==> flow/design.v <==
module JAM (
input CLK,
input RST,
output reg [2:0] W,
output reg [2:0] J,
input [6:0] Cost,
output reg [3:0] MatchCount,
output reg [9:0] MinCost,
output reg Valid );
reg [2:0] n_state;
reg [2:0] c_state;
reg [2:0] max_index;
reg [2:0] max;
reg [2:0] sortlist [0:7];
reg directions [0:7];
reg sortable;
reg [2:0] list_index;
reg [9:0] cost_sum;
reg [9:0] cost_min;
parameter IDLE          = 3'd0,
          CAL_COST      = 3'd1,
          MIN_CONFIRM   = 3'd2,
          MOVE          = 3'd3,
          FIN           = 3'd4
;
always@(posedge CLK or posedge RST) begin
    if (RST) c_state <= IDLE;
    else c_state <= n_state;
end
always@(*) begin
    case(c_state)
        IDLE : n_state = CAL_COST;
        CAL_COST : n_state = (W == 3'd7) ? MIN_CONFIRM : c_state;
        MIN_CONFIRM : n_state = MOVE;
        MOVE : n_state = (sortable == 1'b0) ? FIN : CAL_COST;
        default : n_state = c_state;
    endcase
end
always @(posedge CLK or posedge RST) begin
    if(RST) list_index <= 3'd0;
    else if(n_state == CAL_COST) list_index <= list_index + 3'd1;
    else list_index <= 3'd0;
end
always @(posedge CLK or posedge RST) begin
    if(RST)begin
        sortlist[0] <= 3'd0;
        sortlist[1] <= 3'd1;
        sortlist[2] <= 3'd2;
        sortlist[3] <= 3'd3;
        sortlist[4] <= 3'd4;
        sortlist[5] <= 3'd5;
        sortlist[6] <= 3'd6;
        sortlist[7] <= 3'd7;
    end
    else if(c_state == MOVE && sortable == 1'b1)begin
        if(directions[sortlist[max_index]] == 1'b0)begin
            sortlist[max_index] <= sortlist[max_index-1];
            sortlist[max_index-1] <= sortlist[max_index];
        end
        else if(directions[sortlist[max_index]] == 1'b1)begin
            sortlist[max_index] <= sortlist[max_index+1];
            sortlist[max_index+1] <= sortlist[max_index];
        end
    end
end
always @(posedge CLK or posedge RST) begin
    if(RST)begin
        directions[0] <= 1'b0;
        directions[1] <= 1'b0;
        directions[2] <= 1'b0;
        directions[3] <= 1'b0;
        directions[4] <= 1'b0;
        directions[5] <= 1'b0;
        directions[6] <= 1'b0;
        directions[7] <= 1'b0;
    end
    else if(c_state == MOVE && sortable == 1'b1)begin
        directions[sortlist[0]] <= (sortlist[max_index] < sortlist[0]) ? ~directions[sortlist[0]] : directions[sortlist[0]];
        directions[sortlist[1]] <= (sortlist[max_index] < sortlist[1]) ? ~directions[sortlist[1]] : directions[sortlist[1]];
        directions[sortlist[2]] <= (sortlist[max_index] < sortlist[2]) ? ~directions[sortlist[2]] : directions[sortlist[2]];
        directions[sortlist[3]] <= (sortlist[max_index] < sortlist[3]) ? ~directions[sortlist[3]] : directions[sortlist[3]];
        directions[sortlist[4]] <= (sortlist[max_index] < sortlist[4]) ? ~directions[sortlist[4]] : directions[sortlist[4]];
        directions[sortlist[5]] <= (sortlist[max_index] < sortlist[5]) ? ~directions[sortlist[5]] : directions[sortlist[5]];
        directions[sortlist[6]] <= (sortlist[max_index] < sortlist[6]) ? ~directions[sortlist[6]] : directions[sortlist[6]];
        directions[sortlist[7]] <= (sortlist[max_index] < sortlist[7]) ? ~directions[sortlist[7]] : directions[sortlist[7]];
    end
end
always @(*) begin
    begin
        max_index = 3'd0;
        max = 3'd0;
        if(max < sortlist[0] && (directions[sortlist[0]] == 1'b1 && sortlist[0] > sortlist[1]))begin
            max = sortlist[0];
            max_index = 3'd0;
        end
        if(max < sortlist[1] &&((directions[sortlist[1]] == 1'b0 && sortlist[1] > sortlist[0])||(directions[sortlist[1]] == 1'b1 && sortlist[1] > sortlist[2])))begin
            max = sortlist[1];
            max_index = 3'd1;
        end
        if(max < sortlist[2] &&((directions[sortlist[2]] == 1'b0 && sortlist[2] > sortlist[1])||(directions[sortlist[2]] == 1'b1 && sortlist[2] > sortlist[3])))begin
            max = sortlist[2];
            max_index = 3'd2;
        end
        if(max < sortlist[3] &&((directions[sortlist[3]] == 1'b0 && sortlist[3] > sortlist[2])||(directions[sortlist[3]] == 1'b1 && sortlist[3] > sortlist[4])))begin
            max = sortlist[3];
            max_index = 3'd3;
        end
        if(max < sortlist[4] &&((directions[sortlist[4]] == 1'b0 && sortlist[4] > sortlist[3])||(directions[sortlist[4]] == 1'b1 && sortlist[4] > sortlist[5])))begin
            max = sortlist[4];
            max_index = 3'd4;
        end
        if(max < sortlist[5] &&((directions[sortlist[5]] == 1'b0 && sortlist[5] > sortlist[4])||(directions[sortlist[5]] == 1'b1 && sortlist[5] > sortlist[6])))begin
            max = sortlist[5];
            max_index = 3'd5;
        end
        if(max < sortlist[6] &&((directions[sortlist[6]] == 1'b0 && sortlist[6] > sortlist[5])||(directions[sortlist[6]] == 1'b1 && sortlist[6] > sortlist[7])))begin
            max = sortlist[6];
            max_index = 3'd6;
        end
        if(max < sortlist[7] &&((directions[sortlist[7]] == 1'b0 && sortlist[7] > sortlist[6])))begin
            max = sortlist[7];
            max_index = 3'd7;
        end
    end
end
always @(*) begin
    sortable = 1'b0;
    sortable = ( directions[sortlist[0]] == 1'b1 && sortlist[0] > sortlist[1]) ? 1'b1 : sortable;
    sortable = ((directions[sortlist[1]] == 1'b0 && sortlist[1] > sortlist[0])||(directions[sortlist[1]] == 1'b1 && sortlist[1] > sortlist[2])) ? 1'b1 : sortable;
    sortable = ((directions[sortlist[2]] == 1'b0 && sortlist[2] > sortlist[1])||(directions[sortlist[2]] == 1'b1 && sortlist[2] > sortlist[3])) ? 1'b1 : sortable;
    sortable = ((directions[sortlist[3]] == 1'b0 && sortlist[3] > sortlist[2])||(directions[sortlist[3]] == 1'b1 && sortlist[3] > sortlist[4])) ? 1'b1 : sortable;
    sortable = ((directions[sortlist[4]] == 1'b0 && sortlist[4] > sortlist[3])||(directions[sortlist[4]] == 1'b1 && sortlist[4] > sortlist[5])) ? 1'b1 : sortable;
    sortable = ((directions[sortlist[5]] == 1'b0 && sortlist[5] > sortlist[4])||(directions[sortlist[5]] == 1'b1 && sortlist[5] > sortlist[6])) ? 1'b1 : sortable;
    sortable = ((directions[sortlist[6]] == 1'b0 && sortlist[6] > sortlist[5])||(directions[sortlist[6]] == 1'b1 && sortlist[6] > sortlist[7])) ? 1'b1 : sortable;
    sortable = ( directions[sortlist[7]] == 1'b0 && sortlist[7] > sortlist[6]) ? 1'b1 : sortable;
end
always @(posedge CLK or posedge RST) begin
    if(RST) W <= 3'd0;
    else if(c_state == CAL_COST) W <= list_index;
end
always @(*) begin
    J = sortlist[W];
end
always @(posedge CLK or posedge RST) begin
    if(RST) cost_sum <= 10'd0;
    else if(c_state == CAL_COST) cost_sum <= cost_sum + Cost;
    else cost_sum <= 10'd0;
end
always @(posedge CLK or posedge RST) begin
    if(RST) cost_min <= 10'd1023;
    else if(c_state == MIN_CONFIRM) cost_min <= (cost_min > cost_sum) ? cost_sum : cost_min;
end
always @(posedge CLK or posedge RST) begin
    if(RST) MinCost <= 10'd0;
    else if(c_state == FIN) MinCost <= cost_min;
end
always @(posedge CLK or posedge RST) begin
    if(RST) MatchCount <= 4'd0;
    else if(c_state == MIN_CONFIRM)begin
        if(cost_min > cost_sum) MatchCount <= 4'd1;
        else if(cost_min == cost_sum) MatchCount <= MatchCount + 4'd1;
    end
end
always @(posedge CLK or posedge RST) begin
    if(RST) Valid <= 1'b0;
    else if(c_state == FIN) Valid <= 1'b1;
end
endmodule
Step by step through the tools: JAM
Module JAM before and after one edit of its RTL, step after step.
Lines under "original" count in the file above, lines under "edited" in the edited file.
"difference" is "edited" less "original", of the values as shown.
Cell names lack the library's common part.
The mark -- stands for no value.
- top: JAM
- clock port: CLK
- standard-cell library: sky130hd
- corner: tt_025C_1v80

The edit
Unified diff, file above to edited file.
The edit is scripted: it alters the design's behaviour and was not made to optimise anything.
begin of diff
@@ -56,5 +56,5 @@
         if(directions[sortlist[max_index]] == 1'b0)begin
             sortlist[max_index] <= sortlist[max_index-1];
-            sortlist[max_index-1] <= sortlist[max_index];
+            sortlist[max_index^1] <= sortlist[max_index];
         end
         else if(directions[sortlist[max_index]] == 1'b1)begin
end of diff

Word-level counts
Counts by Yosys on the flattened word-level netlist (proc, flatten, opt, wreduce). Print and check cells are left out. Cells with the same type and inputs are merged into one.
- word-level totals (element ; original ; edited ; difference):
    input port bits ; 9 ; 9 ; 0
    register bits after elaboration ; 76 ; 76 ; 0
    output and inout port bits ; 21 ; 21 ; 0
    cells after elaboration ; 452 ; 461 ; +9
- operators by class (element ; original ; edited ; difference):
    muxes and demuxes ; 185 ; 185 ; 0
    bitwise operators ; 15 ; 16 ; +1
    $add $sub $neg ; 5 ; 5 ; 0
    order comparisons ; 31 ; 31 ; 0
    reductions and logical operators ; 79 ; 80 ; +1
    equality and inequality tests ; 113 ; 120 ; +7
- operators by type and width (kind ; original ; edited ; difference):
    == test 3 bit (second input constant) ; 57 ; 61 ; +4
    == test 3 x 2 -> 1 bit (second input constant) ; 30 ; 32 ; +2
    == test 3 x 1 -> 1 bit (second input constant) ; 16 ; 17 ; +1
    zero test 3 bit ; 15 ; 16 ; +1
    inverter 1 bit ; 15 ; 16 ; +1
    2-to-1 mux 1 bit ; 92 ; 92 ; 0
    2-to-1 mux 3 bit ; 67 ; 67 ; 0
    logical AND 1 bit ; 23 ; 23 ; 0
    less-than comparator 3 bit ; 15 ; 15 ; 0
    greater-than comparator 3 bit ; 14 ; 14 ; 0
    parallel mux 1 bit (select 8 bit) ; 10 ; 10 ; 0
    AND reduction 2 bit ; 10 ; 10 ; 0
    parallel mux 1 bit (select 7 bit) ; 8 ; 8 ; 0
    AND reduction 4 bit ; 8 ; 8 ; 0
    nonzero test 3 bit ; 8 ; 8 ; 0
    nonzero test 8 bit ; 8 ; 8 ; 0
    inequality test 3 x 1 -> 1 bit (second input constant) ; 7 ; 7 ; 0
    logical OR 1 bit ; 6 ; 6 ; 0
    parallel mux 3 bit (select 8 bit) ; 4 ; 4 ; 0
    adder 3 x 1 -> 3 bit (second input constant) ; 2 ; 2 ; 0
    2-to-1 mux 4 bit ; 2 ; 2 ; 0
    adder 10 x 7 -> 10 bit ; 1 ; 1 ; 0
    adder 4 x 1 -> 4 bit (second input constant) ; 1 ; 1 ; 0
    == test 10 bit ; 1 ; 1 ; 0
    greater-than comparator 10 bit ; 1 ; 1 ; 0
    less-than comparator 1 x 3 -> 1 bit (first input constant) ; 1 ; 1 ; 0
    2-to-1 mux 10 bit ; 1 ; 1 ; 0
    inequality test 2 bit (second input constant) ; 1 ; 1 ; 0
The list need not be complete.

Logic depth
Longest topological path by Yosys (ltp), each cell counted once; first at word level (registers and memories cut), then after technology mapping (sequential cells cut; the memories' decode and read muxes count).
- logic depth (element ; original ; edited ; difference):
    word-level depth ; 40 ; 40 ; 0
    ABC_AREA ; 0 ; 0 ; --
    mapped depth ; 72 ; 72 ; 0
    mapped depth without buffers ; 68 ; 69 ; +1

After synthesis
Yosys stat after the flow's synthesis: flattened, memories mapped to cells. It holds for the ABC_AREA given above (unset counts as 0); a run with the other value may have another netlist.
- cells by type (cell type ; original ; edited ; difference):
    mux2i_1 ; 42 ; 78 ; +36
    o21ai_0 ; 66 ; 88 ; +22
    clkbuf_1 ; 50 ; 30 ; -20
    a21oi_1 ; 66 ; 49 ; -17
    nand2_1 ; 114 ; 100 ; -14
    a222oi_1 ; 17 ; 4 ; -13
    buf_2 ; 9 ; 22 ; +13
    nor2_1 ; 72 ; 82 ; +10
    mux2_2 ; 40 ; 49 ; +9
    o221ai_1 ; 11 ; 2 ; -9
    nor2b_1 ; 21 ; 13 ; -8
    mux4_2 ; 0 ; 6 ; +6
    inv_1 ; 49 ; 44 ; -5
    and2_1 ; 24 ; 19 ; -5
    a21o_1 ; 21 ; 17 ; -4
    nand2b_1 ; 19 ; 15 ; -4
    a22oi_1 ; 13 ; 9 ; -4
    xnor2_1 ; 13 ; 9 ; -4
The list need not be complete.
- mapped netlist (element ; original ; edited ; difference):
    mapped cells ; 1158 ; 1160 ; +2
    sequential part of the area (sq um) ; 1980.6 ; 1980.6 ; 0.0
    cell area after synthesis (sq um) ; 9207.6 ; 9581.7 ; +374.1
    buffers ; 69 ; 64 ; -5
    flip-flops ; 78 ; 78 ; 0

Worst setup path after synthesis
Path of least setup slack by OpenSTA after synthesis, without wires, with an ideal clock, recovery checks aside; 20% of the period is set as input and as output delay. Where synthesis merged equal registers, the netlist keeps one of their names.
- path post-synthesis (element ; original ; edited ; difference):
    path type ; register to register ; register to register ; --
    from ; register sortlist[0][2] ; register sortlist[0][1] ; --
    to ; register directions[7] ; register directions[4] ; --
    period (ps) ; 16000 ; 16000 ; 0
    buffers on the path ; 4 ; 2 ; -2
    stages ; 69 ; 70 ; +1
    path delay (ps) ; 15098 ; 14552 ; -546
    data arrival time (ps) ; 15008 ; 14487 ; -521
    setup time (ps) ; 90 ; 65 ; -25
    required time (ps) ; 15910 ; 15935 ; +25
    time at the first pin (ps) ; 0 ; 0 ; 0
    setup slack (ps) ; 902 ; 1447 ; +545
    synthesis period reached (ps) ; 15098 ; 14553 ; -545
"path delay" = arrival - input delay + setup time.
"stages": output pins that drive a net of the path, with the launching flip-flop's if there is one; two outputs of one cell count as two.
"synthesis period reached" is the clock period less the worst setup slack; recovery checks do not enter. This is arithmetic on one report: input and output delays are still those of the set period (20% each).
Between the ends stands the longest chain of elaborated cells between them, by number of cells; it is not shown to be the way that was timed. Of several equally long chains one is given.
Each line given opens the expression or statement behind the cell; cells for indexed reads and writes are added by Yosys, which also makes memories of some case tables.
At most two assigning lines are given for a register; there are more.
Lines with a computed index may be missing from the assigning lines.
Between the ends, post-synthesis, original:
- cells stage by stage: dfrtp_1 -> clkbuf_1 -> mux2i_1 -> o211ai_1 -> o21ai_0 -> nor2_1 -> nor2_1 -> a21oi_1 -> and3_1 -> ha_1 -> a21oi_1 -> nand3_1 -> mux2i_1 -> nand2_1 -> mux2_2 -> ha_1 -> o21a_1 -> a211oi_1 -> (+33 left out) -> nand4_1 -> a31oi_1 -> nor2b_1 -> a211oi_4 -> nor4_1 -> ha_1 -> a222oi_1 -> a31o_1 -> buf_4 -> clkinv_1 -> ha_1 -> nor3_1 -> o21ai_0 -> nand2_1 -> a311oi_1 -> a41oi_1 -> or4_1 -> o221ai_1
- length of the longest elaborated chain: 39
- noted elaborated cells between the ends (all ways): 106
- those cells by class: 18 x compare; 14 x eq/ne; 50 x mux; 8 x logic; 16 x reduce/logical
- RTL lines, path post-synthesis, original (element ; line ; RTL):
    start: declaration ; 14 ; reg [2:0] sortlist [0:7];
    start: assignment ; 57 ; sortlist[max_index] <= sortlist[max_index-1];
    start: assignment ; 61 ; sortlist[max_index] <= sortlist[max_index+1];
    == test 3 bit ; 92 ; if(max < sortlist[0] && (directions[sortlist[0]] == 1'b1 && sortlist[0] > sortlist[1]))begin
    parallel mux 1 bit (select 8 bit) ; 92 ;
    logical AND 1 bit x2 ; 92 ;
    2-to-1 mux 3 bit ; 92 ;
    less-than comparator 3 bit ; 96 ; if(max < sortlist[1] &&((directions[sortlist[1]] == 1'b0 && sortlist[1] > sortlist[0])||(directions[sortlist[1 ...
    logical AND 1 bit ; 96 ;
    2-to-1 mux 3 bit ; 96 ;
    (+24 left out) ; -- ;
    2-to-1 mux 1 bit ; 79 ; directions[sortlist[1]] <= (sortlist[max_index] < sortlist[1]) ? ~directions[sortlist[1]] : directions[sortlis ...
    2-to-1 mux 1 bit ; 80 ; directions[sortlist[2]] <= (sortlist[max_index] < sortlist[2]) ? ~directions[sortlist[2]] : directions[sortlis ...
    2-to-1 mux 1 bit ; 81 ; directions[sortlist[3]] <= (sortlist[max_index] < sortlist[3]) ? ~directions[sortlist[3]] : directions[sortlis ...
    2-to-1 mux 1 bit ; 82 ; directions[sortlist[4]] <= (sortlist[max_index] < sortlist[4]) ? ~directions[sortlist[4]] : directions[sortlis ...
    2-to-1 mux 1 bit ; 83 ; directions[sortlist[5]] <= (sortlist[max_index] < sortlist[5]) ? ~directions[sortlist[5]] : directions[sortlis ...
    2-to-1 mux 1 bit ; 84 ; directions[sortlist[6]] <= (sortlist[max_index] < sortlist[6]) ? ~directions[sortlist[6]] : directions[sortlis ...
    2-to-1 mux 1 bit ; 85 ; directions[sortlist[7]] <= (sortlist[max_index] < sortlist[7]) ? ~directions[sortlist[7]] : directions[sortlis ...
    end: assignment ; 84 ;
    end: assignment ; 85 ;
    end: declaration ; 15 ; reg directions [0:7];
Between the ends, post-synthesis, edited:
- cells stage by stage: dfrtp_1 -> buf_2 -> clkinv_1 -> ha_1 -> nor2b_1 -> o21ai_0 -> nand3_1 -> nor3_1 -> ha_1 -> a21o_1 -> a311oi_2 -> mux2_2 -> ha_1 -> a211oi_1 -> o21ai_1 -> o21ai_0 -> nor2_1 -> a21oi_1 -> (+34 left out) -> nand2_1 -> nand2_1 -> or4b_2 -> a221oi_2 -> o21a_1 -> buf_4 -> nor4_1 -> a2111oi_2 -> and2_4 -> inv_1 -> ha_1 -> or4_1 -> o311ai_0 -> nor3_1 -> mux2i_1 -> mux2i_1 -> a2111oi_0 -> mux2_2
- length of the longest elaborated chain: 39
- noted elaborated cells between the ends (all ways): 106
- those cells by class: 18 x compare; 14 x eq/ne; 50 x mux; 8 x logic; 16 x reduce/logical
- RTL lines, path post-synthesis, edited (element ; line ; RTL):
    start: declaration ; 14 ; reg [2:0] sortlist [0:7];
    start: assignment ; 57 ; sortlist[max_index] <= sortlist[max_index-1];
    start: assignment ; 61 ; sortlist[max_index] <= sortlist[max_index+1];
    == test 3 bit ; 92 ; if(max < sortlist[0] && (directions[sortlist[0]] == 1'b1 && sortlist[0] > sortlist[1]))begin
    parallel mux 1 bit (select 8 bit) ; 92 ;
    logical AND 1 bit x2 ; 92 ;
    2-to-1 mux 3 bit ; 92 ;
    less-than comparator 3 bit ; 96 ; if(max < sortlist[1] &&((directions[sortlist[1]] == 1'b0 && sortlist[1] > sortlist[0])||(directions[sortlist[1 ...
    logical AND 1 bit ; 96 ;
    2-to-1 mux 3 bit ; 96 ;
    (+24 left out) ; -- ;
    2-to-1 mux 1 bit ; 79 ; directions[sortlist[1]] <= (sortlist[max_index] < sortlist[1]) ? ~directions[sortlist[1]] : directions[sortlis ...
    2-to-1 mux 1 bit ; 80 ; directions[sortlist[2]] <= (sortlist[max_index] < sortlist[2]) ? ~directions[sortlist[2]] : directions[sortlis ...
    2-to-1 mux 1 bit ; 81 ; directions[sortlist[3]] <= (sortlist[max_index] < sortlist[3]) ? ~directions[sortlist[3]] : directions[sortlis ...
    2-to-1 mux 1 bit ; 82 ; directions[sortlist[4]] <= (sortlist[max_index] < sortlist[4]) ? ~directions[sortlist[4]] : directions[sortlis ...
    2-to-1 mux 1 bit ; 83 ; directions[sortlist[5]] <= (sortlist[max_index] < sortlist[5]) ? ~directions[sortlist[5]] : directions[sortlis ...
    2-to-1 mux 1 bit ; 84 ; directions[sortlist[6]] <= (sortlist[max_index] < sortlist[6]) ? ~directions[sortlist[6]] : directions[sortlis ...
    2-to-1 mux 1 bit ; 85 ; directions[sortlist[7]] <= (sortlist[max_index] < sortlist[7]) ? ~directions[sortlist[7]] : directions[sortlis ...
    end: assignment ; 84 ;
    end: assignment ; 85 ;
    end: declaration ; 15 ; reg directions [0:7];

Path in the finished layout
Path of least setup slack in the final report of the runs of set A (OpenROAD, finished layout, wires in). Where an end is a register, its clock arrival counts in the times.
The path's times are printed in steps of 10 ps; the period is the one set.
- path after layout (element ; original ; edited ; difference):
    path type ; register to register ; register to register ; --
    from ; register sortlist[0][2] ; register sortlist[0][1] ; --
    to ; register directions[5] ; register directions[4] ; --
    setup slack (ps) ; 830 ; 680 ; -150
    time at the first pin (ps) ; 350 ; 350 ; 0
    setup time (ps) ; 90 ; 60 ; -30
    buffers on the path ; 2 ; 4 ; +2
    data arrival time (ps) ; 14930 ; 15110 ; +180
    required time (ps) ; 15770 ; 15790 ; +20
    stages ; 66 ; 69 ; +3
    period (ps) ; 15500 ; 15500 ; 0
Between the ends stands the longest chain of elaborated cells between them, by number of cells; it is not shown to be the way that was timed. Of several equally long chains one is given.
At most two assigning lines are given for a register; there are more.
Lines with a computed index may be missing from the assigning lines.
Between the ends, after layout, original:
- cells stage by stage: dfrtp_2 -> mux2i_1 -> o211ai_1 -> o21ai_0 -> nor2_1 -> nor2_1 -> a21oi_1 -> and3_1 -> ha_1 -> a21oi_2 -> nand3_1 -> mux2i_4 -> nand2_2 -> mux2_2 -> ha_1 -> o21a_1 -> a211oi_2 -> a21oi_1 -> (+30 left out) -> nand4_1 -> a31oi_2 -> nor2b_1 -> a211oi_4 -> nor4_1 -> ha_1 -> a222oi_1 -> a31o_2 -> clkinv_1 -> buf_4 -> ha_1 -> o21a_1 -> nor2_2 -> a31oi_1 -> xnor2_2 -> a32o_1 -> or4_1 -> o221ai_1
- length of the longest elaborated chain: 39
- noted elaborated cells between the ends (all ways): 106
- those cells by class: 18 x compare; 14 x eq/ne; 50 x mux; 8 x logic; 16 x reduce/logical
- RTL lines, path after layout, original (element ; line ; RTL):
    start: declaration ; 14 ; reg [2:0] sortlist [0:7];
    start: assignment ; 57 ; sortlist[max_index] <= sortlist[max_index-1];
    start: assignment ; 61 ; sortlist[max_index] <= sortlist[max_index+1];
    == test 3 bit ; 92 ; if(max < sortlist[0] && (directions[sortlist[0]] == 1'b1 && sortlist[0] > sortlist[1]))begin
    parallel mux 1 bit (select 8 bit) ; 92 ;
    logical AND 1 bit x2 ; 92 ;
    2-to-1 mux 3 bit ; 92 ;
    less-than comparator 3 bit ; 96 ; if(max < sortlist[1] &&((directions[sortlist[1]] == 1'b0 && sortlist[1] > sortlist[0])||(directions[sortlist[1 ...
    logical AND 1 bit ; 96 ;
    2-to-1 mux 3 bit ; 96 ;
    (+24 left out) ; -- ;
    2-to-1 mux 1 bit ; 79 ; directions[sortlist[1]] <= (sortlist[max_index] < sortlist[1]) ? ~directions[sortlist[1]] : directions[sortlis ...
    2-to-1 mux 1 bit ; 80 ; directions[sortlist[2]] <= (sortlist[max_index] < sortlist[2]) ? ~directions[sortlist[2]] : directions[sortlis ...
    2-to-1 mux 1 bit ; 81 ; directions[sortlist[3]] <= (sortlist[max_index] < sortlist[3]) ? ~directions[sortlist[3]] : directions[sortlis ...
    2-to-1 mux 1 bit ; 82 ; directions[sortlist[4]] <= (sortlist[max_index] < sortlist[4]) ? ~directions[sortlist[4]] : directions[sortlis ...
    2-to-1 mux 1 bit ; 83 ; directions[sortlist[5]] <= (sortlist[max_index] < sortlist[5]) ? ~directions[sortlist[5]] : directions[sortlis ...
    2-to-1 mux 1 bit ; 84 ; directions[sortlist[6]] <= (sortlist[max_index] < sortlist[6]) ? ~directions[sortlist[6]] : directions[sortlis ...
    2-to-1 mux 1 bit ; 85 ; directions[sortlist[7]] <= (sortlist[max_index] < sortlist[7]) ? ~directions[sortlist[7]] : directions[sortlis ...
    end: assignment ; 84 ;
    end: assignment ; 85 ;
    end: declaration ; 15 ; reg directions [0:7];
Between the ends, after layout, edited:
- cells stage by stage: dfrtp_1 -> clkinv_1 -> ha_1 -> nor2b_1 -> o21ai_2 -> nand3_2 -> nor3_4 -> ha_4 -> a21o_1 -> a311oi_4 -> mux2_2 -> ha_1 -> a211oi_2 -> o21ai_1 -> o21ai_1 -> buf_4 -> nor2_1 -> a21oi_1 -> (+33 left out) -> nand2_1 -> or4b_4 -> a221oi_2 -> o21a_2 -> a2111oi_1 -> a2111oi_2 -> and2_4 -> clkinvlp_4 -> buf_4 -> ha_1 -> nor3_1 -> o21ai_0 -> nand2_1 -> a311o_1 -> mux2i_1 -> mux2i_1 -> a2111oi_1 -> mux2_2
- length of the longest elaborated chain: 39
- noted elaborated cells between the ends (all ways): 106
- those cells by class: 18 x compare; 14 x eq/ne; 50 x mux; 8 x logic; 16 x reduce/logical
- RTL lines, path after layout, edited (element ; line ; RTL):
    start: declaration ; 14 ; reg [2:0] sortlist [0:7];
    start: assignment ; 57 ; sortlist[max_index] <= sortlist[max_index-1];
    start: assignment ; 61 ; sortlist[max_index] <= sortlist[max_index+1];
    == test 3 bit ; 92 ; if(max < sortlist[0] && (directions[sortlist[0]] == 1'b1 && sortlist[0] > sortlist[1]))begin
    parallel mux 1 bit (select 8 bit) ; 92 ;
    logical AND 1 bit x2 ; 92 ;
    2-to-1 mux 3 bit ; 92 ;
    less-than comparator 3 bit ; 96 ; if(max < sortlist[1] &&((directions[sortlist[1]] == 1'b0 && sortlist[1] > sortlist[0])||(directions[sortlist[1 ...
    logical AND 1 bit ; 96 ;
    2-to-1 mux 3 bit ; 96 ;
    (+24 left out) ; -- ;
    2-to-1 mux 1 bit ; 79 ; directions[sortlist[1]] <= (sortlist[max_index] < sortlist[1]) ? ~directions[sortlist[1]] : directions[sortlis ...
    2-to-1 mux 1 bit ; 80 ; directions[sortlist[2]] <= (sortlist[max_index] < sortlist[2]) ? ~directions[sortlist[2]] : directions[sortlis ...
    2-to-1 mux 1 bit ; 81 ; directions[sortlist[3]] <= (sortlist[max_index] < sortlist[3]) ? ~directions[sortlist[3]] : directions[sortlis ...
    2-to-1 mux 1 bit ; 82 ; directions[sortlist[4]] <= (sortlist[max_index] < sortlist[4]) ? ~directions[sortlist[4]] : directions[sortlis ...
    2-to-1 mux 1 bit ; 83 ; directions[sortlist[5]] <= (sortlist[max_index] < sortlist[5]) ? ~directions[sortlist[5]] : directions[sortlis ...
    2-to-1 mux 1 bit ; 84 ; directions[sortlist[6]] <= (sortlist[max_index] < sortlist[6]) ? ~directions[sortlist[6]] : directions[sortlis ...
    2-to-1 mux 1 bit ; 85 ; directions[sortlist[7]] <= (sortlist[max_index] < sortlist[7]) ? ~directions[sortlist[7]] : directions[sortlis ...
    end: assignment ; 84 ;
    end: assignment ; 85 ;
    end: declaration ; 15 ; reg directions [0:7];

Flow runs
Runs of the flow (Yosys, OpenROAD) on both versions; the two runs of a pair have the same settings. The constraints put input and output delay at 20% of the set period each and load the outputs with 0.01 pF.
Flow settings, set A:
- CORE_UTILIZATION at 40
- noted period_ns: 15.5
- CAP_MARGIN at 20
- CORE_MARGIN: 2
- SLEW_MARGIN: 20
- measured results, set A (element ; original ; edited ; difference):
    final setup TNS (ps) ; 0 ; 0 ; 0
    power (uW) ; 651.6 ; 620.1 ; -31.5
    standard-cell area after routing (sq um) ; 10436.3 ; 10880.4 ; +444.1
    die size (sq um) ; 24248.7 ; 25207.9 ; +959.2
    chip area after synthesis (Yosys) (sq um) ; 9207.6 ; 9581.7 ; +374.1
    worst setup slack after layout (ps) ; 834 ; 684 ; -150
    period achieved (ps) ; 14666 ; 14816 ; +150
Flow settings, set B:
- ABC_AREA: 1
- CORE_MARGIN: 5
- CORE_UTILIZATION at 56
- GPL_ROUTABILITY_DRIVEN at 0
- SETUP_SLACK_MARGIN at 1.79
- noted period_ns: 21.5
- CAP_MARGIN at 20
- SLEW_MARGIN: 20
- measured results, set B (element ; original ; edited ; difference):
    final setup TNS (ps) ; 0 ; 0 ; 0
    power (uW) ; 425.4 ; 441 ; +15.6
    standard-cell area after routing (sq um) ; 9610.5 ; 9579.2 ; -31.3
    die size (sq um) ; 18695.1 ; 18583.1 ; -112.0
    chip area after synthesis (Yosys) (sq um) ; 8993.6 ; 8936.1 ; -57.5
    worst setup slack after layout (ps) ; 8616 ; 8775 ; +159
    period achieved (ps) ; 12884 ; 12725 ; -159
By "period achieved" is meant the clock period of the run minus its worst setup slack. This is arithmetic on one report: input and output delays are still those of the set period (20% each).
"power": no workload was simulated; the value follows from the tool's default switching activity.
